==> flow/design.v <==
`timescale 1ns / 1ps
module uart_tx(clk,clk_x,rst,data_in,send,trans_done,txd);
input clk;
input clk_x;
input rst;
input[7:0] data_in;
input send;
output reg trans_done;
output reg txd;
reg[7:0] data_in_buf;
reg act0,act1;
reg act_down;
parameter
    idle=5'b00000,
    start=5'b00001,
    b0=5'b00011,
    b1=5'b00010,
    b2=5'b00110,
    b3=5'b00111,
    b4=5'b00101,
    b5=5'b00100,
    b6=5'b01100,
    b7=5'b01101,
    check=5'b01111,
    stop=5'b01110;
reg[4:0] present_state;
always@(posedge clk)
begin
    if(rst)
    begin
        act0 <= 1'b0;
        act1 <= 1'b0;
        act_down <= 1'b0;
        present_state <= idle;
        txd <= 1;
        trans_done <= 1'b0;
        data_in_buf <= 8'd0;
    end
    else if (clk_x) begin
     act0<=send;
     act1<=act0;
     act_down<=act0&~act1;
     case(present_state)
        idle: begin
                txd<=1;
                data_in_buf<=data_in;
                if(act_down==1)
                begin
                    present_state <= start;
                end
                else
                    present_state <= idle;
             end
             start: begin
                txd <= 'd0;
                present_state <= b0;
             end
             b0: begin
                txd <= data_in_buf[0];
                present_state<=b1;
             end
             b1: begin
                txd<=data_in_buf[1];
                present_state<=b2;
             end
             b2: begin
                txd<=data_in_buf[2];
                present_state<=b3;
             end
             b3: begin
                txd<=data_in_buf[3];
                present_state<=b4;
             end
             b4: begin
                txd<=data_in_buf[4];
                present_state<=b5;
             end
             b5: begin
                txd<=data_in_buf[5];
                present_state<=b6;
             end
             b6: begin
                txd<=data_in_buf[6];
                present_state<=b7;
             end
             b7: begin
                txd<=data_in_buf[7];
                present_state<=check;
             end
             check: begin
                txd<=data_in_buf[7]^data_in_buf[6]^data_in_buf[5]^data_in_buf[4]^data_in_buf[3]^data_in_buf[2]^data_in_buf[1]^data_in_buf[0];
                present_state<=stop;
             end
             stop: begin
                txd<='d1;
                trans_done <= 1;
                present_state<=idle;
             end
             default: present_state<=present_state;
        endcase
    end
end
endmodule
`timescale 1ns / 1ps
module uart_rx(clk,clk_16x,rst,rxd,data_rec,data_ready,data_error);
input clk;
input clk_16x;
input rst;
input rxd;
output reg data_ready;
output reg data_error;
output[7:0] data_rec;
reg[7:0] data_out,data_out1;
wire rxd_buf = ^data_out;
reg[15:0] clk_16x_cnt;
reg rxd1,rxd2;
reg start_flag;
parameter width=8;
parameter idle=1,one=2,two=3,stop=4;
reg[width-1:0] present_state;
reg[width-1:0] next_state;
assign data_rec=data_out1;
always@ (posedge clk)
begin
    if(rst)
        present_state<=idle;
    else if (clk_16x)
        present_state<=next_state;
end
always @(*)
begin
    next_state=idle;
    if(clk_16x_cnt<='d8)
        next_state=idle;
    if(clk_16x_cnt>'d8 && clk_16x_cnt <= 'd136)
        next_state=one;
    if(clk_16x_cnt>'d136 && clk_16x_cnt <= 'd152)
        next_state=two;
    if(clk_16x_cnt>'d152 && clk_16x_cnt <= 'd168)
        next_state=stop;
    if(clk_16x_cnt > 'd168)
        next_state=idle;
end
always@(posedge clk)
begin
    if(rst)
    begin
        rxd1<=1'd1;
        rxd2<=1'd1;
        data_ready<='d0;
        data_error<=1'd0;
        clk_16x_cnt<='d0;
        start_flag<=0;
        data_out<=8'd0;
        data_out1<=8'd0;
    end
    else if (clk_16x) begin
        case(present_state)
        idle: begin
              rxd1<=rxd;
              rxd2<=rxd1;
              if((~rxd1)&&rxd2)
                    start_flag<='d1;
              else if(start_flag==1)
                clk_16x_cnt<=clk_16x_cnt+'d1;
            end
         one: begin
                clk_16x_cnt<=clk_16x_cnt + 'd1;
                if(clk_16x_cnt=='d24)data_out[0]<=rxd;
                else if(clk_16x_cnt=='d40)data_out[1]<=rxd;
                else if(clk_16x_cnt=='d56)data_out[2]<=rxd;
                else if(clk_16x_cnt=='d72)data_out[3]<=rxd;
                else if(clk_16x_cnt=='d88)data_out[4]<=rxd;
                else if(clk_16x_cnt=='d104)data_out[5]<=rxd;
                else if(clk_16x_cnt=='d120)data_out[6]<=rxd;
                else if(clk_16x_cnt=='d136)data_out[7]<=rxd;
            end
         two: begin
                if(clk_16x_cnt=='d152)
                begin
                    if(rxd_buf==rxd) data_error<=1'd0;
                    else data_error<=1'd1;
                end
                clk_16x_cnt <= clk_16x_cnt+'d1;
            end
         stop: begin
                if(clk_16x_cnt=='d168)
                begin
                    if(1'd1==rxd)
                    begin
                        data_error<=1'd0;
                        data_ready<='d1;
                    end
                    else begin
                        data_error<=1'd1;
                        data_ready<='d0;
                    end
                end
                data_out1<=data_out;
                if(clk_16x_cnt>168)
                begin
                    clk_16x_cnt <= 0;
                    start_flag <= 0;
                end
                else
                    clk_16x_cnt <= clk_16x_cnt + 'd1;
            end
         default: ;
         endcase
    end
end
endmodule
`timescale 1ns / 1ps
module uart_top(
    input clk,
    input rst,
    input[7:0] data_in,
    output[7:0] data_rec,
    input rxd,
    output txd
);
wire clk_ms,clk_20ms,clk_16x,clk_x;
wire data_ready;
wire data_error;
wire send_ready;
reg send;
always @(posedge clk)
    if (rst) send <= 1'b0;
    else if (clk_ms) send <= ~send;
divclk my_divclk(
    .clk(clk),
    .rst(rst),
    .clk_ms(clk_ms),
    .btnclk(clk_20ms),
    .clk_16x(clk_16x),
    .clk_x(clk_x)
);
uart_tx tx(
    .clk(clk),
    .clk_x(clk_x),
    .rst(rst),
    .data_in({1'b1,data_in[6:0]}),
    .send(send),
    .trans_done(send_ready),
    .txd(txd)
    );
uart_rx rx(
    .clk(clk),
    .clk_16x(clk_16x),
    .rst(rst),
    .rxd(rxd),
    .data_rec(data_rec),
    .data_ready(data_ready),
    .data_error(data_error)
);
endmodule
module divclk(clk,rst,clk_ms,btnclk,clk_16x,clk_x);
input clk;
input rst;
output clk_ms,btnclk,clk_16x,clk_x;
reg[31:0] cnt1;
reg[31:0] cnt2;
reg[31:0] cnt3;
reg[31:0] cntclk_cnt;
reg clk_ms_q;
reg btnclk_q;
reg clk_16x_q;
reg clk_x_q;
parameter MS_MAX = 32'd15;
parameter BTN_MAX = 32'd63;
parameter X16_MAX = 32'd0;
parameter X_MAX = 32'd15;
assign clk_ms = (cnt1==MS_MAX) && !clk_ms_q;
assign btnclk = (cntclk_cnt==BTN_MAX) && !btnclk_q;
assign clk_16x = (cnt2==X16_MAX) && !clk_16x_q;
assign clk_x = (cnt3==X_MAX) && !clk_x_q;
always@(posedge clk)
begin
    if (rst) begin
        clk_ms_q<=1'b0;
        cnt1<=0;
    end
    else if(cnt1==MS_MAX)
    begin
        clk_ms_q<=~clk_ms_q;
        cnt1<=0;
    end
    else
        cnt1<=cnt1+1'b1;
end
always@(posedge clk)
begin
    if (rst) begin
        btnclk_q<=1'b0;
        cntclk_cnt<=0;
    end
    else if(cntclk_cnt==BTN_MAX)
    begin
        btnclk_q<=~btnclk_q;
        cntclk_cnt<=0;
    end
    else
        cntclk_cnt<=cntclk_cnt+1'b1;
end
always@(posedge clk)
begin
    if (rst) begin
        clk_16x_q<=1'b0;
        cnt2<=0;
    end
    else if(cnt2==X16_MAX)
    begin
        clk_16x_q<=~clk_16x_q;
        cnt2<='d0;
    end
    else
        cnt2<=cnt2+1'b1;
end
always@(posedge clk)
begin
    if (rst) begin
        clk_x_q<=1'b0;
        cnt3<=0;
    end
    else if(cnt3==X_MAX)
    begin
        clk_x_q<=~clk_x_q;
        cnt3<= 0;
    end
    else
        cnt3<=cnt3+1'b1;
end
endmodule
`timescale 1ns / 1ps
module engine(input [1:0] global_state, input clk, rst, power_on, power_off, manual_power,
              output reg next_power, output reg power_light);
    parameter POFF=1'b0,PON=1'b1;
    reg [1:0] temp_state;
    wire clk_ms,clk_20ms,clk_16x,clk_x;
    divclk my_divclk(
        .clk(clk),
        .rst(rst),
        .clk_ms(clk_ms),
        .btnclk(clk_20ms),
        .clk_16x(clk_16x),
        .clk_x(clk_x)
    );
    reg power1;
    reg [9:0] cnt;
    always @(posedge clk) begin
        if (rst) begin
          temp_state <= 2'b00;
          cnt <= 10'b0;
          power1 <= 1'b0;
        end
        else if (clk_ms) begin
          if (power_on == 1'b1 && power1 == 1'b0) begin
            cnt <= cnt + 10'b1;
            if (cnt == 10'd1000) begin
                cnt <= 10'b0;
                power1 <= 1'b1;
            end
          end
          if (power1 == 1'b1 && power_off == 1'b1) begin
            cnt <= 10'b0;
            power1 <= 1'b0;
          end
          if (global_state == 2'b00 && power_on != 1'b1 && manual_power == POFF) begin
            cnt <= 10'b0;
            power1 <= 1'b0;
          end
          if (temp_state != global_state) begin
            temp_state <= global_state;
            cnt <= 10'b0;
            power1 <= 1'b0;
          end
        end
    end
    always @(*) begin
        next_power = power1;
        power_light = next_power;
    end
endmodule
`timescale 1ns / 1ps
module milecounter(input clk, input rst, input moving, input activate,
output reg [7:0] seg1, output reg [7:0] seg2, output reg [7:0] an);
    reg[18:0] divclk_cnt;
    reg divclk;
    reg[29:0] cntclk_cnt;
    reg cntclk;
    reg[3:0] disp_dat;
    reg[2:0] disp_bit;
    reg[23:0] count;
    reg[3:0] res1;
    reg[3:0] res2;
    reg[3:0] res3;
    reg[3:0] res4;
    reg[3:0] res5;
    reg[3:0] res6;
    reg[3:0] res7;
    reg[23:0] count_n;
    reg[3:0] r1, r2, r3, r4, r5, r6, r7;
    reg[3:0] disp_dat_n;
    reg[2:0] disp_bit_n;
    reg[7:0] an_n;
    reg[7:0] seg_n;
    integer i;
    parameter maxcnt = 19'd7;
    parameter maxcount = 24'd9999999;
    parameter maxclk = 30'd0;
    wire div_en = (divclk_cnt == maxcnt) && !divclk;
    wire cnt_en = (cntclk_cnt == maxclk) && !cntclk;
    always @(posedge clk) begin
        if (rst) begin
            divclk_cnt <= 0;
            divclk <= 1'b0;
            cntclk_cnt <= 0;
            cntclk <= 1'b0;
        end
        else begin
            if (divclk_cnt == maxcnt) begin
                divclk <= ~divclk;
                divclk_cnt <= 0;
            end
            else divclk_cnt <= divclk_cnt + 1'b1;
            if (cntclk_cnt == maxclk) begin
                cntclk <= ~cntclk;
                cntclk_cnt <= 0;
            end
            else cntclk_cnt <= cntclk_cnt + 1'b1;
        end
    end
    always @(*) begin
        disp_bit_n = (disp_bit >= 7) ? 1'b0 : disp_bit + 1'b1;
        case (disp_bit_n)
            3'b000: begin
                disp_dat_n = (activate==1'b0)? 4'hf:res1;
                an_n = 8'b00000001;
            end
            3'b001: begin
                disp_dat_n = (activate==1'b0)? 4'hf:res2;
                an_n = 8'b00000010;
            end
            3'b010: begin
                disp_dat_n = (activate==1'b0)? 4'hf:res3;
                an_n = 8'b00000100;
            end
            3'b011: begin
                disp_dat_n = (activate==1'b0)? 4'hf:res4;
                an_n = 8'b00001000;
            end
            3'b100: begin
                disp_dat_n = (activate==1'b0)? 4'hf:res5;
                an_n = 8'b00010000;
            end
            3'b101: begin
                disp_dat_n = (activate==1'b0)? 4'hf:res6;
                an_n = 8'b00100000;
            end
            3'b110: begin
                disp_dat_n = (activate==1'b0)? 4'hf:res7;
                an_n = 8'b01000000;
            end
            3'b111: begin
                disp_dat_n = 0;
                an_n = 8'b10000000;
            end
            default: begin
                disp_dat_n = 0;
                an_n = 8'b00000000;
            end
        endcase
        case (disp_dat_n)
            4'h0 : seg_n = 8'hfc;
            4'h1 : seg_n = 8'h60;
            4'h2 : seg_n = 8'hda;
            4'h3 : seg_n = 8'hf2;
            4'h4 : seg_n = 8'h66;
            4'h5 : seg_n = 8'hb6;
            4'h6 : seg_n = 8'hbe;
            4'h7 : seg_n = 8'he0;
            4'h8 : seg_n = 8'hfe;
            4'h9 : seg_n = 8'hf6;
            4'ha : seg_n = 8'hee;
            4'hb : seg_n = 8'h3e;
            4'hc : seg_n = 8'h9c;
            4'hd : seg_n = 8'h7a;
            4'he : seg_n = 8'h9e;
            default : seg_n = 8'h8e;
        endcase
    end
    always @(posedge clk) begin
        if (rst) begin
            disp_bit <= 3'd0;
            disp_dat <= 4'd0;
            an <= 8'b00000001;
            seg1 <= 8'd0;
            seg2 <= 8'd0;
        end
        else if (div_en) begin
            disp_bit <= disp_bit_n;
            disp_dat <= disp_dat_n;
            an <= an_n;
            if (an_n > 8'b00001000) seg1 <= seg_n;
            else seg2 <= seg_n;
        end
    end
    always @(*) begin
        if(activate==1'b0)
            count_n = 0;
        else
            count_n = (moving == 1'b1) ? ((count == maxcount) ? 24'd0 : count + 24'd1) : count;
        r1 = 0;
        r2 = 0;
        r3 = 0;
        r4 = 0;
        r5 = 0;
        r6 = 0;
        r7 = 0;
        for (i = 23; i >= 0; i = i - 1) begin
            if (r1 >= 4'd5) r1 = r1 + 4'd3;
            if (r2 >= 4'd5) r2 = r2 + 4'd3;
            if (r3 >= 4'd5) r3 = r3 + 4'd3;
            if (r4 >= 4'd5) r4 = r4 + 4'd3;
            if (r5 >= 4'd5) r5 = r5 + 4'd3;
            if (r6 >= 4'd5) r6 = r6 + 4'd3;
            if (r7 >= 4'd5) r7 = r7 + 4'd3;
            r7 = {r7[2:0], r6[3]};
            r6 = {r6[2:0], r5[3]};
            r5 = {r5[2:0], r4[3]};
            r4 = {r4[2:0], r3[3]};
            r3 = {r3[2:0], r2[3]};
            r2 = {r2[2:0], r1[3]};
            r1 = {r1[2:0], count_n[i]};
        end
    end
    always @(posedge clk) begin
        if (rst) begin
            count <= 24'd0;
            res1 <= 4'd0;
            res2 <= 4'd0;
            res3 <= 4'd0;
            res4 <= 4'd0;
            res5 <= 4'd0;
            res6 <= 4'd0;
            res7 <= 4'd0;
        end
        else if (cnt_en) begin
            count <= count_n;
            res1 <= r1;
            res2 <= r2;
            res3 <= r3;
            res4 <= r4;
            res5 <= r5;
            res6 <= r6;
            res7 <= r7;
        end
    end
endmodule
`timescale 1ns / 1ps
module manual(input clk, input rst, input power, input[1:0] global_state, input[1:0] state, 
input[3:0] moving_state, input clutch,brake,throttle,rgs,left,right,
output reg [1:0] next_state, output reg [3:0] next_moving_state, 
output reg manual_power, output reg turn_left_light, output reg turn_right_light,
output [7:0] seg1, output [7:0] seg2, output [7:0] an);
    parameter POFF=1'b0,PON=1'b1;
    parameter NSTART=2'b00,START=2'b01,MOVING=2'b10;
    parameter NON_MOVING=4'b0000,MOVE_FORWARD=4'b0001,MOVE_BACK=4'b0010,
    TURN_RIGHT=4'b1000,TURN_LEFT=4'b0100;
    reg activate;
    reg moving;
    milecounter mc(.clk(clk), .rst(rst), .moving(moving), .activate(activate),
    .seg1(seg1), .seg2(seg2), .an(an));
    always @(*) begin
      if (power == 1'b1 && global_state == 2'b00) activate = 1'b1;
      else activate = 1'b0;
    end
    always @(*) begin
      if (moving_state == MOVE_FORWARD || moving_state == MOVE_BACK) moving = 1'b1;
      else moving = 1'b0;
    end
    always @(*) begin
    turn_left_light = 1'b0;
    turn_right_light = 1'b0;
    next_state = NSTART;
    next_moving_state = NON_MOVING;
    manual_power = power;
    if (power == PON && global_state == 2'b00) begin
      case(state)
      NSTART:begin
        turn_left_light = 1'b1;
        turn_right_light = 1'b1;
      if (brake) begin 
        next_state = NSTART;
        manual_power = PON; 
      end
      else if(throttle&&~clutch) begin 
        next_state = NSTART;
        manual_power = POFF; 
      end
      else if(throttle&&clutch&&~brake&&~rgs) begin 
        next_state = START;
        manual_power = PON; 
      end
      else begin 
        next_state = state;
        manual_power = power; 
      end
      next_moving_state = NON_MOVING;
      end
      START:begin
      turn_left_light = 1'b0;
      turn_right_light = 1'b0;
      manual_power = PON;
      if (brake) begin 
        next_state = NSTART;
        next_moving_state = NON_MOVING; 
      end
      else if (~clutch&&throttle) begin 
        next_state = MOVING;
        if (rgs) next_moving_state = MOVE_BACK;
        else next_moving_state = MOVE_FORWARD; 
      end
      else if (~throttle) begin
        next_state = state;
        next_moving_state = NON_MOVING;
        manual_power = power;
      end
      else begin 
        next_state = state;
        next_moving_state = moving_state;
        manual_power = power; 
      end
      if (next_state != NSTART && next_moving_state != NON_MOVING && next_moving_state != MOVE_BACK) begin
        if(~left&&~right) begin 
          if (next_state == MOVING) next_moving_state = MOVE_FORWARD;
          turn_left_light = 1'b0;
          turn_right_light = 1'b0;
        end 
        else if (~left&&right) begin
          if (next_state == MOVING) next_moving_state = TURN_RIGHT;
          turn_left_light = 1'b0;
          turn_right_light = 1'b1;
        end
        else if (left&&~right) begin
          if (next_state == MOVING) next_moving_state = TURN_LEFT;
          turn_right_light = 1'b0;
          turn_left_light = 1'b1;
        end
        else begin
          if (next_state == MOVING) next_moving_state = MOVE_FORWARD;
          turn_left_light = 1'b1;
          turn_right_light = 1'b1;
        end
      end
      end
      MOVING:begin
      if (rgs&&~clutch) begin
        manual_power = POFF;
        next_state = NSTART;
        next_moving_state = NON_MOVING;
      end
      else if (brake) begin
        manual_power = PON;
        next_state = NSTART;
        next_moving_state = NON_MOVING;
      end
      else if (~throttle) begin
        manual_power = PON;
        next_state = START;
        next_moving_state = NON_MOVING;
      end
      else if (rgs&&clutch) begin
        manual_power = PON;
        next_state = MOVING;
        next_moving_state = MOVE_BACK;
      end
      else if (~rgs) begin
        manual_power = PON;
        next_state = MOVING;
        next_moving_state = MOVE_FORWARD;
      end
      else begin
        manual_power = PON;
        next_state = state;
        next_moving_state = moving_state;
      end
      if (next_state != NSTART && next_moving_state != NON_MOVING && next_moving_state != MOVE_BACK) begin
        if(~left&&~right) begin 
          if (next_state == MOVING) next_moving_state = MOVE_FORWARD;
          turn_left_light = 1'b0;
          turn_right_light = 1'b0;
        end 
        else if (~left&&right) begin
          if (next_state == MOVING) next_moving_state = TURN_RIGHT;
          turn_left_light = 1'b0;
          turn_right_light = 1'b1;
        end
        else if (left&&~right) begin
          if (next_state == MOVING) next_moving_state = TURN_LEFT;
          turn_right_light = 1'b0;
          turn_left_light = 1'b1;
        end
        else begin
          if (next_state == MOVING) next_moving_state = MOVE_FORWARD;
          turn_left_light = 1'b1;
          turn_right_light = 1'b1;
        end
      end
      end
      endcase
    end
    else begin
      turn_left_light = 1'b0;
      turn_right_light = 1'b0; 
      next_state = NSTART;
      next_moving_state = NON_MOVING;
    end
    end
endmodule
`timescale 1ns / 1ps
module semiauto(input power, input [1:0] global_state, input [3:0] detector, 
input[1:0] state, input[3:0] moving_state, input rst, input sys_clk, 
input left, input right, input straight, input back, 
output reg [1:0] next_state, output reg [3:0] next_moving_state);
  parameter s1=2'b01, s2=2'b00, s3=2'b10, s4=2'b11;
  parameter MOVE_FORWARD=4'b0001, STOP=4'b0000, TURN_LEFT=4'b0100, TURN_RIGHT=4'b1000;
  reg crossroad;
  reg around;
  reg [15:0] turn_cnt;
  reg [10:0] cool_cnt;
  reg [3:0] traffic;
  wire clk_ms,clk_20ms,clk_16x,clk_x;
  divclk myclk(sys_clk,rst,clk_ms,clk_20ms,clk_16x,clk_x);
  always @(posedge sys_clk) begin
    if (rst == 1'b1) begin
      turn_cnt <= 11'b0;
    end
    else if (clk_20ms) begin
      if (state == s3) turn_cnt <= turn_cnt + 11'b1;
      else turn_cnt <= 11'b0;
    end
  end
  always @(posedge sys_clk) begin
    if (rst == 1'b1) begin
      cool_cnt <= 11'b0;
    end
    else if (clk_20ms) begin
      if (state == s4) cool_cnt <= cool_cnt + 11'b1;
      else cool_cnt <= 11'b0;
    end
  end
  always @(posedge sys_clk) begin
    if (rst) crossroad <= 1'b1;
    else if (detector[0] || ~detector[1] || ~detector[2]) crossroad <= 1'b1;
    else crossroad <= 1'b0;
  end
  always @(*) begin
    if (straight) begin
      traffic = MOVE_FORWARD;
      around = 1'b0;
    end
    else if (back) begin
      traffic = TURN_LEFT;
      around = 1'b1;
    end
    else if (left && ~right) begin
      traffic = TURN_LEFT;
      around = 1'b0;
    end 
    else if (~left && right) begin
      traffic = TURN_RIGHT;
      around = 1'b0;
    end 
    else begin
      traffic = STOP;
      around = 1'b0;
    end 
  end
  always @(*) begin
    if (power == 1'b1 && global_state == 2'b10) begin
      case (state)
        s1:begin
          case (crossroad)
            1'b0: begin
              next_state = s1;
              next_moving_state = MOVE_FORWARD;
            end
            1'b1: begin
              next_state = s2;
              next_moving_state = STOP;
            end
            default: begin
              next_state = s1;
              next_moving_state = MOVE_FORWARD;
            end
          endcase
        end 
        s2:begin
          case (traffic)
            STOP: begin
              next_state = s2;
              next_moving_state = STOP;
            end 
            MOVE_FORWARD: begin
              next_state = s4;
              next_moving_state = MOVE_FORWARD;
            end
            TURN_LEFT: begin
              next_state = s3;
              next_moving_state = TURN_LEFT;
            end
            TURN_RIGHT: begin
              next_state = s3;
              next_moving_state = TURN_RIGHT;
            end
            default: begin
              next_state = s2;
              next_moving_state = STOP;
            end
          endcase
        end
        s3:begin
          case (around)
            1'b1: begin
              if (turn_cnt >= 16'd200) begin
                next_state = s4;
                next_moving_state = MOVE_FORWARD;
              end
              else begin
                next_state = s3;
                if (moving_state == TURN_LEFT) next_moving_state = TURN_LEFT;
                else next_moving_state = TURN_RIGHT;
              end
            end
            1'b0: begin
              if (turn_cnt >= 16'd100) begin
                next_state = s4;
                next_moving_state = MOVE_FORWARD;
              end
              else begin
                next_state = s3;
                if (moving_state == TURN_LEFT) next_moving_state = TURN_LEFT;
                else next_moving_state = TURN_RIGHT;
              end
            end
            default: begin
              next_state = s3;
              if (moving_state == TURN_LEFT) next_moving_state = TURN_LEFT;
              else next_moving_state = TURN_RIGHT;
            end
          endcase
        end
        s4:begin
          if (cool_cnt >= 11'd50) begin
            next_state = s1;
            next_moving_state = MOVE_FORWARD;
          end
          else begin
            next_state = s4;
            next_moving_state = MOVE_FORWARD;
          end
        end
      endcase
    end
    else begin
      next_state = s2;
      next_moving_state = STOP;
    end
  end
endmodule
`timescale 1ns / 1ps
module auto(input sys_clk, rst, power,
global_state, input[1:0] state, input[3:0] moving_state, input[3:0] detector,
output pl_beacon_sig, output de_beacon_sig,
output reg[1:0] next_state, output reg[3:0] next_moving_state);
    parameter MOVING=2'b01, WAITING=2'b00, TURNING=2'b10, COOLING=2'b11;
    parameter MOVE_FORWARD=4'b0001, STOP=4'b0000, TURN_LEFT=4'b0100, TURN_RIGHT=4'b1000;
    assign pl_beacon_sig = 1'b0;
    assign de_beacon_sig = 1'b0;
    reg crossroad;
    reg [3:0] nms;
    reg [10:0] turn_cnt;
    reg [10:0] cool_cnt;
    reg [10:0] wait_cnt;
    wire clk_ms,clk_20ms,clk_16x,clk_x;
    divclk myclk(sys_clk,rst,clk_ms,clk_20ms,clk_16x,clk_x);
    always @(*) begin
        if (power == 1'b1 && global_state == 2'b01) begin
            case (state)
                MOVING: begin
                  case (crossroad)
                    1'b0: begin
                      next_state = MOVING;
                      next_moving_state = MOVE_FORWARD;
                    end
                    1'b1: begin
                      next_state = WAITING;
                      next_moving_state = STOP;
                    end
                  endcase
                end
                WAITING: begin
                  if (wait_cnt >= 11'd100) begin
                    case (nms)
                        MOVE_FORWARD: begin
                            next_state = COOLING;
                            next_moving_state = MOVE_FORWARD;
                        end
                        TURN_LEFT: begin
                            next_state = TURNING;
                            next_moving_state = TURN_LEFT;
                        end
                        TURN_RIGHT: begin
                            next_state = TURNING;
                            next_moving_state = TURN_RIGHT;
                        end
                        default: begin
                            next_state = WAITING;
                            next_moving_state = STOP;
                        end
                    endcase
                  end
                  else begin
                    next_state = WAITING;
                    next_moving_state = STOP;
                  end       
                end 
                TURNING: begin
                    if (turn_cnt >= 11'd100) begin
                        next_state = COOLING;
                        next_moving_state = MOVE_FORWARD;
                    end
                    else begin
                        next_state = TURNING;
                        if (moving_state == TURN_LEFT) next_moving_state = TURN_LEFT;
                        else next_moving_state = TURN_RIGHT;
                    end
                end
                COOLING: begin
                    if (cool_cnt >= 11'd50) begin
                        next_state = MOVING;
                        next_moving_state = MOVE_FORWARD;
                    end
                    else begin
                        next_state = COOLING;
                        next_moving_state = MOVE_FORWARD;
                    end
                end
            endcase
        end
        else begin
          next_state = WAITING;
          next_moving_state = STOP;
        end
    end
    always @(posedge sys_clk) begin
         if (rst) nms <= STOP;
         else case (detector)  
            4'b0001: nms <= TURN_LEFT;
            4'b0010: nms <= TURN_LEFT;
            4'b0011: nms <= TURN_LEFT;
            4'b1010: nms <= TURN_LEFT;
            4'b1011: nms <= TURN_LEFT;
            4'b0000: nms <= TURN_RIGHT;
            4'b0100: nms <= TURN_RIGHT;
            4'b0101: nms <= TURN_RIGHT;
            4'b1000: nms <= TURN_RIGHT;
            4'b1001: nms <= TURN_RIGHT;
            4'b1100: nms <= TURN_RIGHT;
            4'b1101: nms <= TURN_RIGHT;
            4'b0110: nms <= MOVE_FORWARD;
            4'b0111: nms <= MOVE_FORWARD;
            4'b1110: nms <= MOVE_FORWARD;
            4'b1111: nms <= MOVE_FORWARD;
         endcase
    end
    always @(posedge sys_clk) begin
        if (rst) crossroad <= 1'b1;
        else if (detector[0] || ~detector[1] || ~detector[2]) crossroad <= 1'b1;
        else crossroad <= 1'b0;
    end
    always @(posedge sys_clk) begin
        if (rst == 1'b1) begin
            wait_cnt <= 11'b0;
        end
        else if (clk_20ms) begin
            if (state == WAITING) wait_cnt <= wait_cnt + 11'b1;
            else wait_cnt <= 11'b0;
        end
    end
    always @(posedge sys_clk) begin
        if (rst == 1'b1) begin
            turn_cnt <= 11'b0;
        end
        else if (clk_20ms) begin
            if (state == TURNING) turn_cnt <= turn_cnt + 11'b1;
            else turn_cnt <= 11'b0;
        end
    end
    always @(posedge sys_clk) begin
        if (rst == 1'b1) begin
            cool_cnt <= 11'b0;
        end
        else if (clk_20ms) begin
            if (state == COOLING) cool_cnt <= cool_cnt + 11'b1;
            else cool_cnt <= 11'b0;
        end
    end
endmodule
`timescale 1ns / 1ps
module SimulatedDevice(
    input[1:0] global_state,
    input sys_clk,
    input rx,
    output tx,
    input turn_left_signal,
    input turn_right_signal,
    input move_forward_signal,
    input move_backward_signal,
    input place_barrier_signal,
    input destroy_barrier_signal,
    input rst,
    input clutch,
    input throttle,
    input brake,
    input power_on,
    input power_off,
    output front_detector,
    output back_detector,
    output left_detector,
    output right_detector,
    output move_backward_light,
    output move_forward_light,
    output turn_left_light,
    output turn_right_light,
    output power_light,
    output reg [2:0] state_light,
    output reg [3:0] moving_light,
    output [7:0] seg1,
    output [7:0] seg2,
    output [7:0] an
    );
    wire power;
    reg [1:0] state;
    reg [3:0] moving_state;
    wire manual_power;
    wire [1:0] next_state1;
    wire [1:0] next_state2;
    wire [1:0] next_state3;
    wire [3:0] next_moving_state1;
    wire [3:0] next_moving_state2;
    wire [3:0] next_moving_state3;
    wire pl_beacon_sig, de_beacon_sig;
    wire next_power;
    engine en(.global_state(global_state), .clk(sys_clk), .rst(rst), .power_on(power_on), .power_off(power_off), 
    .manual_power(manual_power), .next_power(next_power), .power_light(power_light));
    manual ma(.clk(sys_clk), .rst(rst), .power(power), .global_state(global_state), .state(state), .moving_state(moving_state), .clutch(clutch), 
    .brake(brake), .throttle(throttle), .rgs(move_backward_signal), .left(turn_left_signal), 
    .right(turn_right_signal), .next_state(next_state1), .next_moving_state(next_moving_state1),
    .manual_power(manual_power), .turn_left_light(turn_left_light), .turn_right_light(turn_right_light),
    .seg1(seg1), .seg2(seg2), .an(an));
    semiauto sa(.power(power), .global_state(global_state),
    .detector({front_detector, left_detector, right_detector, back_detector}),
    .state(state), .moving_state(moving_state), .rst(rst), .sys_clk(sys_clk), 
    .left(turn_left_signal), .right(turn_right_signal), .straight(move_forward_signal), 
    .back(move_backward_signal), .next_state(next_state2), .next_moving_state(next_moving_state2));
    auto au(.sys_clk(sys_clk), .rst(rst), .power(power), .global_state(global_state), 
    .state(state), .moving_state(moving_state),
    .detector({front_detector, left_detector, right_detector, back_detector}),
    .pl_beacon_sig(pl_beacon_sig), .de_beacon_sig(de_beacon_sig), 
    .next_state(next_state3), .next_moving_state(next_moving_state3));
    assign power = next_power;
    assign move_backward_light = 1'b0;
    assign move_forward_light = 1'b0;
    always @(*) begin
      if (power == 1'b1) begin
        if (global_state == 2'b00) begin
            if (state == 2'b00) state_light = 3'b001;
            else if (state == 2'b01) state_light = 3'b010;
            else state_light = 3'b100;
        end
        else begin
          case (state)
            2'b00: state_light = 3'b001;
            2'b01: state_light = 3'b010;
            2'b10: state_light = 3'b100;
            2'b11: state_light = 3'b111; 
          endcase
        end
        moving_light = moving_state;
      end 
      else begin
        state_light = 3'b000;
        moving_light = moving_state;
      end
    end
    always @(posedge sys_clk) begin
        if (rst == 1'b1) begin
          state <= 2'b00;
          moving_state <= 4'b0000;
        end
        else begin
          case (global_state)
            2'b00:begin
                state <= next_state1;
                moving_state <= next_moving_state1;
            end
            2'b10:begin
                state <= next_state2;
                moving_state <= next_moving_state2;
            end
            2'b01:begin
                state <= next_state3;
                moving_state <= next_moving_state3;
            end
            default: ;
          endcase
        end
    end
    wire [7:0] in = {2'b10, 2'b00, moving_state};
    wire [7:0] rec;
    assign front_detector = rec[0];
    assign left_detector = rec[1];
    assign right_detector = rec[2];
    assign back_detector = rec[3];
    uart_top md(.clk(sys_clk), .rst(rst), .data_in(in), .data_rec(rec), .rxd(rx), .txd(tx));
endmodule
Reports on SimulatedDevice --
What the tools print for SimulatedDevice, step after step. Lines are those of the file above, counted from 1. Not given: --
Set-up: top module SimulatedDevice, clock sys_clk, cell library sky130hd, corner tt_025C_1v80

Word-level counts --
Source: Yosys, flattened and elaborated, memories not mapped. Widths are those after wreduce. Registers that Yosys merges into a memory's read port (data or address) are not register bits. Print and check cells do not count. Memory sizes are those after Yosys's memory passes, which may raise the word count (mostly to a power of two), join words into wider ones and drop unused or constant bits.
Cells by class: muxes and demuxes 291, reductions and logical operators 90, equal/unequal tests 58, bitwise gates (word level) 32, $lt $le $gt $ge 155, $add $sub $neg 157
Operators by type and width (count):
- 4-bit two-way mux | 162
- 4-bit by 3-bit greater-or-equal comparator with 1-bit output with constant B | 133
- 4-bit by 2-bit adder with 4-bit output with constant B | 117
- 32-bit by 1-bit adder with 32-bit output with constant B | 6
- 32-bit by 4-bit equality test with 1-bit output with constant B | 3
- 3-bit two-way mux | 28
- 24-bit two-way mux | 3
- 32-bit by 6-bit equality test with 1-bit output with constant B | 2
- 8-bit case mux with 8-bit select | 1
- 16-bit two-way mux | 4
- 5-bit case mux with 12-bit select | 1
- 10-bit two-way mux | 5
- 16-bit by 8-bit > comparator with 1-bit output with constant B | 3
- 16-bit by 8-bit <= comparator with 1-bit output with constant B | 3
- 3-bit by 2-bit adder with 3-bit output with constant B | 16
- 16-bit case mux with 3-bit select | 1
- 11-bit by 1-bit adder with 11-bit output with constant B | 4
- 2-bit two-way mux | 22
- 11-bit two-way mux | 4
- 4-bit case mux with 3-bit select | 3
- 1-bit two-way mux | 34
- 1-bit logical AND | 32
- 16-bit by 1-bit adder with 16-bit output with constant B | 2
- 16-bit by 6-bit equality test with 1-bit output with constant B | 2
- 32-bit logical NOT | 1
- 4-bit case mux with 8-bit select | 1
- 4-bit case mux with 4-bit select | 2
- 30-bit by 1-bit adder with 30-bit output with constant B | 1
Other operator kinds: 70; their cells: 187.
Bit counts: memories kept 2, word-level cells 842, bits in read-only memories 160, output and inout port bits 41, bits of input ports 16, flip-flop bits (word level) 462, word width x clocked read ports 3
Memory list:
- (name not given) | words 16, bits a word 7, read ports 1, write ports 0, RTL line 473 | case (disp_dat_n)
- (name not given) | words 16, bits a word 3, read ports 1, write ports 0, RTL line 959 | else case (detector)

Longest topological paths --
Depth = most cells in a row (Yosys ltp): at word level without a register or memory, in the mapped netlist without a sequential cell, where the memories' decode and read muxes count.
Depth: depth after elaboration 51, ABC_AREA 1, mapped depth 139, gate-level depth less buffers 139

Netlist --
The flow's flattened synthesis, as Yosys stat reports it; memories are mapped. The netlist is that of the ABC_AREA named above (0 if unset); the other value can give another one.
Synthesis totals: synthesis area 32459.9 sq um, buffer cells 68, standard cells after synthesis 4906, sequential part of the area 9308.9 sq um, flip-flops 465
Cell types:
- sky130_fd_sc_hd__dfxtp_1 | count 465, total area 9.31E+03 sq um
- sky130_fd_sc_hd__nand2_1 | count 929, total area 3.49E+03 sq um
- sky130_fd_sc_hd__inv_1 | count 787, total area 2.95E+03 sq um
- sky130_fd_sc_hd__nand3_1 | count 386, total area 1.93E+03 sq um
- sky130_fd_sc_hd__nor2_1 | count 440, total area 1.65E+03 sq um
- sky130_fd_sc_hd__nand2_2 | count 227, total area 1.42E+03 sq um
- sky130_fd_sc_hd__ha_1 | count 99, total area 1.24E+03 sq um
- sky130_fd_sc_hd__a21oi_1 | count 236, total area 1.18E+03 sq um
- sky130_fd_sc_hd__nand2_4 | count 91, total area 1.02E+03 sq um
- sky130_fd_sc_hd__o21ai_0 | count 192, total area 960.922 sq um
- sky130_fd_sc_hd__nand4_1 | count 141, total area 882.096 sq um
- sky130_fd_sc_hd__nor3_1 | count 176, total area 880.845 sq um
- sky130_fd_sc_hd__nand3_2 | count 71, total area 710.682 sq um
- sky130_fd_sc_hd__xor2_1 | count 75, total area 656.88 sq um
- sky130_fd_sc_hd__nor4_1 | count 91, total area 569.296 sq um
- sky130_fd_sc_hd__nor3b_1 | count 49, total area 367.853 sq um
- sky130_fd_sc_hd__inv_2 | count 53, total area 198.941 sq um
- sky130_fd_sc_hd__clkbuf_1 | count 49, total area 183.926 sq um
Not listed: further types 62, cells in them 349.

Timing after synthesis --
Path of least setup slack by OpenSTA after synthesis, without wires, with an ideal clock, recovery checks aside; 20% of the period is set as input and as output delay. Where synthesis merged equal registers, the netlist keeps one of their names.
Timing after synthesis: path kind input port to flip-flop, start input global_state[0], end register ma.mc.res7[1], launch time at the first pin 5.000 ns, path delay 14.047 ns, external input delay 5.000 ns, setup time 0.113 ns, required time 24.887 ns, path buffers 1, setup slack 5.953 ns, stages 118, data arrival time 18.934 ns, clock period 25.0 ns, synthesis period reached 19.047 ns
"path delay" = arrival - input delay + setup time. "stages" counts driving pins, that of a launching flip-flop among them; a cell with two outputs on the path counts twice. "synthesis period reached" is the clock period less the worst setup slack; recovery checks do not enter. This is arithmetic on one report: input and output delays are still those of the set period (20% each). Between the ends stands the longest chain of elaborated cells between them, by number of cells; it is not shown to be the way that was timed. Of several equally long chains one is given. A line is the first line of the expression or statement that the cell stems from. Yosys adds cells for indexed reads and writes and turns some case tables into memories.
Between the ends, after synthesis: path through sky130_fd_sc_hd__inv_1 > sky130_fd_sc_hd__ha_1 > sky130_fd_sc_hd__buf_2 > sky130_fd_sc_hd__nand2_2 > sky130_fd_sc_hd__inv_4 > sky130_fd_sc_hd__nand2_4 > sky130_fd_sc_hd__inv_4 > sky130_fd_sc_hd__nand3_2 > sky130_fd_sc_hd__ha_1 > sky130_fd_sc_hd__inv_1 > sky130_fd_sc_hd__nor2_1 > sky130_fd_sc_hd__inv_1 > sky130_fd_sc_hd__nand3_2 > sky130_fd_sc_hd__nand2_1 > sky130_fd_sc_hd__nand2_2 > sky130_fd_sc_hd__ha_1 > sky130_fd_sc_hd__nand2_1 > sky130_fd_sc_hd__nand3_2 > (+82 left out) > sky130_fd_sc_hd__nand2_1 > sky130_fd_sc_hd__ha_1 > sky130_fd_sc_hd__a21oi_1 > sky130_fd_sc_hd__xnor2_1 > sky130_fd_sc_hd__inv_1 > sky130_fd_sc_hd__ha_1 > sky130_fd_sc_hd__o21ai_1 > sky130_fd_sc_hd__nand2_1 > sky130_fd_sc_hd__xor2_1 > sky130_fd_sc_hd__ha_1 > sky130_fd_sc_hd__inv_1 > sky130_fd_sc_hd__or2_2 > sky130_fd_sc_hd__nand3_1 > sky130_fd_sc_hd__nand2_1 > sky130_fd_sc_hd__nand2_1 > sky130_fd_sc_hd__nand2_1 > sky130_fd_sc_hd__o21ai_1 > sky130_fd_sc_hd__inv_1, length of the longest elaborated chain 50, elaborated cells on any way between the ends 343, classes of those cells add/sub (113); compare (113); mux (115); reduce/logical (2)
RTL lines, path after synthesis:
- from (decl) | RTL line 1013 | input[1:0] global_state,
- 2-bit logical NOT | RTL line 575 | if (power == 1'b1 && global_state == 2'b00) activate = 1'b1;
- 1-bit logical AND | RTL line 575
- 1-bit two-way mux | RTL line 575
- 24-bit two-way mux | RTL line 509 | if(activate==1'b0)
- 1-bit by 2-bit adder with 3-bit output | RTL line 521 | if (r1 >= 4'd5) r1 = r1 + 4'd3;
- 3-bit two-way mux | RTL line 521
- 4-bit by 3-bit greater-or-equal comparator with 1-bit output | RTL line 521
- (+36 left out)
- 4-bit two-way mux | RTL line 524 | if (r4 >= 4'd5) r4 = r4 + 4'd3;
- 4-bit by 2-bit adder with 4-bit output | RTL line 525 | if (r5 >= 4'd5) r5 = r5 + 4'd3;
- 4-bit two-way mux | RTL line 525
- 4-bit by 2-bit adder with 4-bit output | RTL line 526 | if (r6 >= 4'd5) r6 = r6 + 4'd3;
- 4-bit two-way mux | RTL line 526
- 3-bit by 2-bit adder with 3-bit output | RTL line 527 | if (r7 >= 4'd5) r7 = r7 + 4'd3;
- 3-bit two-way mux | RTL line 527
- to (assign) | RTL line 546 | res7 <= 4'd0;
- to (assign) | RTL line 556 | res7 <= r7;
- to (decl) | RTL line 400 | reg[3:0] res7;

Timing after layout --
Path of least setup slack in the final report of entry B (OpenROAD, finished layout, wires in). Where an end is a register, its clock arrival counts in the times.
Timing after layout: path kind input port to flip-flop, start input global_state[0], end register ma.mc.res7[1], required time 27.78 ns, stages 117, external input delay 5.46 ns, launch time at the first pin 5.46 ns, setup slack 5.22 ns, clock period 27.3 ns, setup time 0.09 ns, path buffers 1, data arrival time 22.56 ns
Between the ends stands the longest chain of elaborated cells between them, by number of cells; it is not shown to be the way that was timed. Of several equally long chains one is given.
Between the ends, after layout: path through sky130_fd_sc_hd__clkdlybuf4s50_1 > sky130_fd_sc_hd__inv_1 > sky130_fd_sc_hd__ha_1 > sky130_fd_sc_hd__nand2_2 > sky130_fd_sc_hd__inv_4 > sky130_fd_sc_hd__nand2_4 > sky130_fd_sc_hd__inv_4 > sky130_fd_sc_hd__nand3_2 > sky130_fd_sc_hd__ha_1 > sky130_fd_sc_hd__inv_1 > sky130_fd_sc_hd__nor2_1 > sky130_fd_sc_hd__inv_1 > sky130_fd_sc_hd__nand3_2 > sky130_fd_sc_hd__nand2_1 > sky130_fd_sc_hd__nand2_2 > sky130_fd_sc_hd__ha_1 > sky130_fd_sc_hd__nand2_1 > sky130_fd_sc_hd__nand3_2 > (+81 left out) > sky130_fd_sc_hd__nand2_1 > sky130_fd_sc_hd__ha_1 > sky130_fd_sc_hd__a21oi_1 > sky130_fd_sc_hd__xnor2_1 > sky130_fd_sc_hd__inv_1 > sky130_fd_sc_hd__ha_1 > sky130_fd_sc_hd__o21ai_1 > sky130_fd_sc_hd__nand2_1 > sky130_fd_sc_hd__xor2_1 > sky130_fd_sc_hd__ha_1 > sky130_fd_sc_hd__inv_1 > sky130_fd_sc_hd__or2_2 > sky130_fd_sc_hd__nand3_1 > sky130_fd_sc_hd__nand2_1 > sky130_fd_sc_hd__nand2_1 > sky130_fd_sc_hd__nand2_1 > sky130_fd_sc_hd__o21ai_1 > sky130_fd_sc_hd__inv_1, length of the longest elaborated chain 50, elaborated cells on any way between the ends 343, classes of those cells add/sub (113); compare (113); mux (115); reduce/logical (2)
RTL lines, path after layout:
- from (decl) | RTL line 1013 | input[1:0] global_state,
- 2-bit logical NOT | RTL line 575 | if (power == 1'b1 && global_state == 2'b00) activate = 1'b1;
- 1-bit logical AND | RTL line 575
- 1-bit two-way mux | RTL line 575
- 24-bit two-way mux | RTL line 509 | if(activate==1'b0)
- 1-bit by 2-bit adder with 3-bit output | RTL line 521 | if (r1 >= 4'd5) r1 = r1 + 4'd3;
- 3-bit two-way mux | RTL line 521
- 4-bit by 3-bit greater-or-equal comparator with 1-bit output | RTL line 521
- (+36 left out)
- 4-bit two-way mux | RTL line 524 | if (r4 >= 4'd5) r4 = r4 + 4'd3;
- 4-bit by 2-bit adder with 4-bit output | RTL line 525 | if (r5 >= 4'd5) r5 = r5 + 4'd3;
- 4-bit two-way mux | RTL line 525
- 4-bit by 2-bit adder with 4-bit output | RTL line 526 | if (r6 >= 4'd5) r6 = r6 + 4'd3;
- 4-bit two-way mux | RTL line 526
- 3-bit by 2-bit adder with 3-bit output | RTL line 527 | if (r7 >= 4'd5) r7 = r7 + 4'd3;
- 3-bit two-way mux | RTL line 527
- to (assign) | RTL line 546 | res7 <= 4'd0;
- to (assign) | RTL line 556 | res7 <= r7;
- to (decl) | RTL line 400 | reg[3:0] res7;

Top module SimulatedDevice; platform sky130hd; tools Yosys and OpenROAD; 5 stored runs in no particular order. Input and output delays are each 20% of the period that was set; the output load is 0.01 pF.
By "total design power" is meant OpenSTA's value without simulated activity: inputs other than the clock are taken to toggle once in ten clock periods, and the tool carries that through the logic.

[entry A] flow files
==> flow/run.sh <==
#!/bin/bash
# the make line also repeats the synthesis and layout settings of config.mk as NAME=value (left out here)
make -C /OpenROAD-flow-scripts/flow DESIGN_CONFIG=/design/flow/config.mk WORK_HOME=/design/flow/orfs CLKGATE_MAP_FILE= finish
==> flow/config.mk <==
export PLATFORM = sky130hd
export DESIGN_NAME = SimulatedDevice
export DESIGN_NICKNAME = SimulatedDevice
export VERILOG_FILES = /design/flow/design.v
export SDC_FILE = /design/flow/constraint.sdc
export NUM_CORES = 4
export LEC_CHECK = 0
export CAP_MARGIN = 30
export CELL_PAD_IN_SITES_DETAIL_PLACEMENT = 2
export CORE_ASPECT_RATIO = 0.9
export CORE_MARGIN = 2
export CORE_UTILIZATION = 67
export CTS_CLUSTER_SIZE = 100
export GPL_TIMING_DRIVEN = 1
export HOLD_SLACK_MARGIN = 0.09
export MAX_ROUTING_LAYER = met4
export MIN_ROUTING_LAYER = met2
export PLACE_DENSITY_LB_ADDON = 0.07
export SETUP_SLACK_MARGIN = 2.5
export SLEW_MARGIN = 0
==> flow/constraint.sdc <==
create_clock -name core_clock -period 42.2 [get_ports {sys_clk}]
set_input_delay 8.4400 -clock core_clock [delete_from_list [all_inputs] [get_ports {sys_clk}]]
set_output_delay 8.4400 -clock core_clock [all_outputs]
set_load 0.01 [all_outputs]

[entry A] result: no final report: placement broke off with a tool error

[entry B] flow files
==> flow/run.sh <==
#!/bin/bash
# the make line also repeats the synthesis and layout settings of config.mk as NAME=value (left out here)
make -C /OpenROAD-flow-scripts/flow DESIGN_CONFIG=/design/flow/config.mk WORK_HOME=/design/flow/orfs CLKGATE_MAP_FILE= finish
==> flow/config.mk <==
export PLATFORM = sky130hd
export DESIGN_NAME = SimulatedDevice
export DESIGN_NICKNAME = SimulatedDevice
export VERILOG_FILES = /design/flow/design.v
export SDC_FILE = /design/flow/constraint.sdc
export NUM_CORES = 4
export LEC_CHECK = 0
export ABC_AREA = 1
export CAP_MARGIN = 20
export CELL_PAD_IN_SITES_DETAIL_PLACEMENT = 2
export CELL_PAD_IN_SITES_GLOBAL_PLACEMENT = 2
export CORE_MARGIN = 7
export CORE_UTILIZATION = 25
export CTS_CLUSTER_DIAMETER = 295
export CTS_CLUSTER_SIZE = 35
export MAX_ROUTING_LAYER = met5
export PLACE_DENSITY_LB_ADDON = 0.29
export SETUP_SLACK_MARGIN = 1.37
export SLEW_MARGIN = 5
export TNS_END_PERCENT = 60
==> flow/constraint.sdc <==
create_clock -name core_clock -period 27.3 [get_ports {sys_clk}]
set_input_delay 5.4600 -clock core_clock [delete_from_list [all_inputs] [get_ports {sys_clk}]]
set_output_delay 5.4600 -clock core_clock [all_outputs]
set_load 0.01 [all_outputs]

[entry B] result: total design power 1097 uW; summed negative setup slack 0.000 ns; setup slack of the worst path 5.219 ns; total die area 140123.0 sq um; lowest hold slack 0.457 ns; area of the standard cells in the finished layout 35415.2 sq um; post-route utilization 27.4 %; netlist area reported by Yosys 32459.9 sq um

[entry C] flow files
==> flow/run.sh <==
#!/bin/bash
# the make line also repeats the synthesis and layout settings of config.mk as NAME=value (left out here)
make -C /OpenROAD-flow-scripts/flow DESIGN_CONFIG=/design/flow/config.mk WORK_HOME=/design/flow/orfs CLKGATE_MAP_FILE= finish
==> flow/config.mk <==
export PLATFORM = sky130hd
export DESIGN_NAME = SimulatedDevice
export DESIGN_NICKNAME = SimulatedDevice
export VERILOG_FILES = /design/flow/design.v
export SDC_FILE = /design/flow/constraint.sdc
export NUM_CORES = 4
export LEC_CHECK = 0
export CAP_MARGIN = 30
export CELL_PAD_IN_SITES_DETAIL_PLACEMENT = 2
export CORE_ASPECT_RATIO = 0.9
export CORE_MARGIN = 2
export CORE_UTILIZATION = 67
export CTS_CLUSTER_SIZE = 100
export GPL_TIMING_DRIVEN = 1
export HOLD_SLACK_MARGIN = 0.09
export MAX_ROUTING_LAYER = met5
export PLACE_DENSITY_LB_ADDON = 0.07
export SETUP_SLACK_MARGIN = 2.5
export SLEW_MARGIN = 0
==> flow/constraint.sdc <==
create_clock -name core_clock -period 42.2 [get_ports {sys_clk}]
set_input_delay 8.4400 -clock core_clock [delete_from_list [all_inputs] [get_ports {sys_clk}]]
set_output_delay 8.4400 -clock core_clock [all_outputs]
set_load 0.01 [all_outputs]

[entry C] result: no final report: placement broke off with DPL-0033

[entry D] flow files
==> flow/run.sh <==
#!/bin/bash
# the make line also repeats the synthesis and layout settings of config.mk as NAME=value (left out here)
make -C /OpenROAD-flow-scripts/flow DESIGN_CONFIG=/design/flow/config.mk WORK_HOME=/design/flow/orfs CLKGATE_MAP_FILE= finish
==> flow/config.mk <==
export PLATFORM = sky130hd
export DESIGN_NAME = SimulatedDevice
export DESIGN_NICKNAME = SimulatedDevice
export VERILOG_FILES = /design/flow/design.v
export SDC_FILE = /design/flow/constraint.sdc
export NUM_CORES = 4
export LEC_CHECK = 0
export CAP_MARGIN = 20
export CORE_ASPECT_RATIO = 1.57
export CORE_MARGIN = 2
export CORE_UTILIZATION = 41
export SLEW_MARGIN = 20
export TNS_END_PERCENT = 65
==> flow/constraint.sdc <==
create_clock -name core_clock -period 25.0 [get_ports {sys_clk}]
set_input_delay 5.0000 -clock core_clock [delete_from_list [all_inputs] [get_ports {sys_clk}]]
set_output_delay 5.0000 -clock core_clock [all_outputs]
set_load 0.01 [all_outputs]

[entry D] result: summed negative setup slack 0.000 ns; setup slack of the worst path 1.729 ns; netlist area reported by Yosys 34624.5 sq um; area of the standard cells in the finished layout 38120.3 sq um; lowest hold slack 0.441 ns; total die area 86849.9 sq um; post-route utilization 45.5 %; total design power 1568 uW

[entry E] flow files
==> flow/run.sh <==
#!/bin/bash
# the make line also repeats the synthesis and layout settings of config.mk as NAME=value (left out here)
make -C /OpenROAD-flow-scripts/flow DESIGN_CONFIG=/design/flow/config.mk WORK_HOME=/design/flow/orfs CLKGATE_MAP_FILE= finish
==> flow/config.mk <==
export PLATFORM = sky130hd
export DESIGN_NAME = SimulatedDevice
export DESIGN_NICKNAME = SimulatedDevice
export VERILOG_FILES = /design/flow/design.v
export SDC_FILE = /design/flow/constraint.sdc
export NUM_CORES = 4
export LEC_CHECK = 0
export CAP_MARGIN = 30
export CELL_PAD_IN_SITES_DETAIL_PLACEMENT = 2
export CORE_ASPECT_RATIO = 0.9
export CORE_MARGIN = 2
export CORE_UTILIZATION = 67
export CTS_CLUSTER_SIZE = 75
export GPL_TIMING_DRIVEN = 1
export MAX_ROUTING_LAYER = met4
export PLACE_DENSITY_LB_ADDON = 0.07
export SETUP_SLACK_MARGIN = 2.5
export SLEW_MARGIN = 0
==> flow/constraint.sdc <==
create_clock -name core_clock -period 42.2 [get_ports {sys_clk}]
set_input_delay 8.4400 -clock core_clock [delete_from_list [all_inputs] [get_ports {sys_clk}]]
set_output_delay 8.4400 -clock core_clock [all_outputs]
set_load 0.01 [all_outputs]

[entry E] result: no final report: placement broke off with a tool error
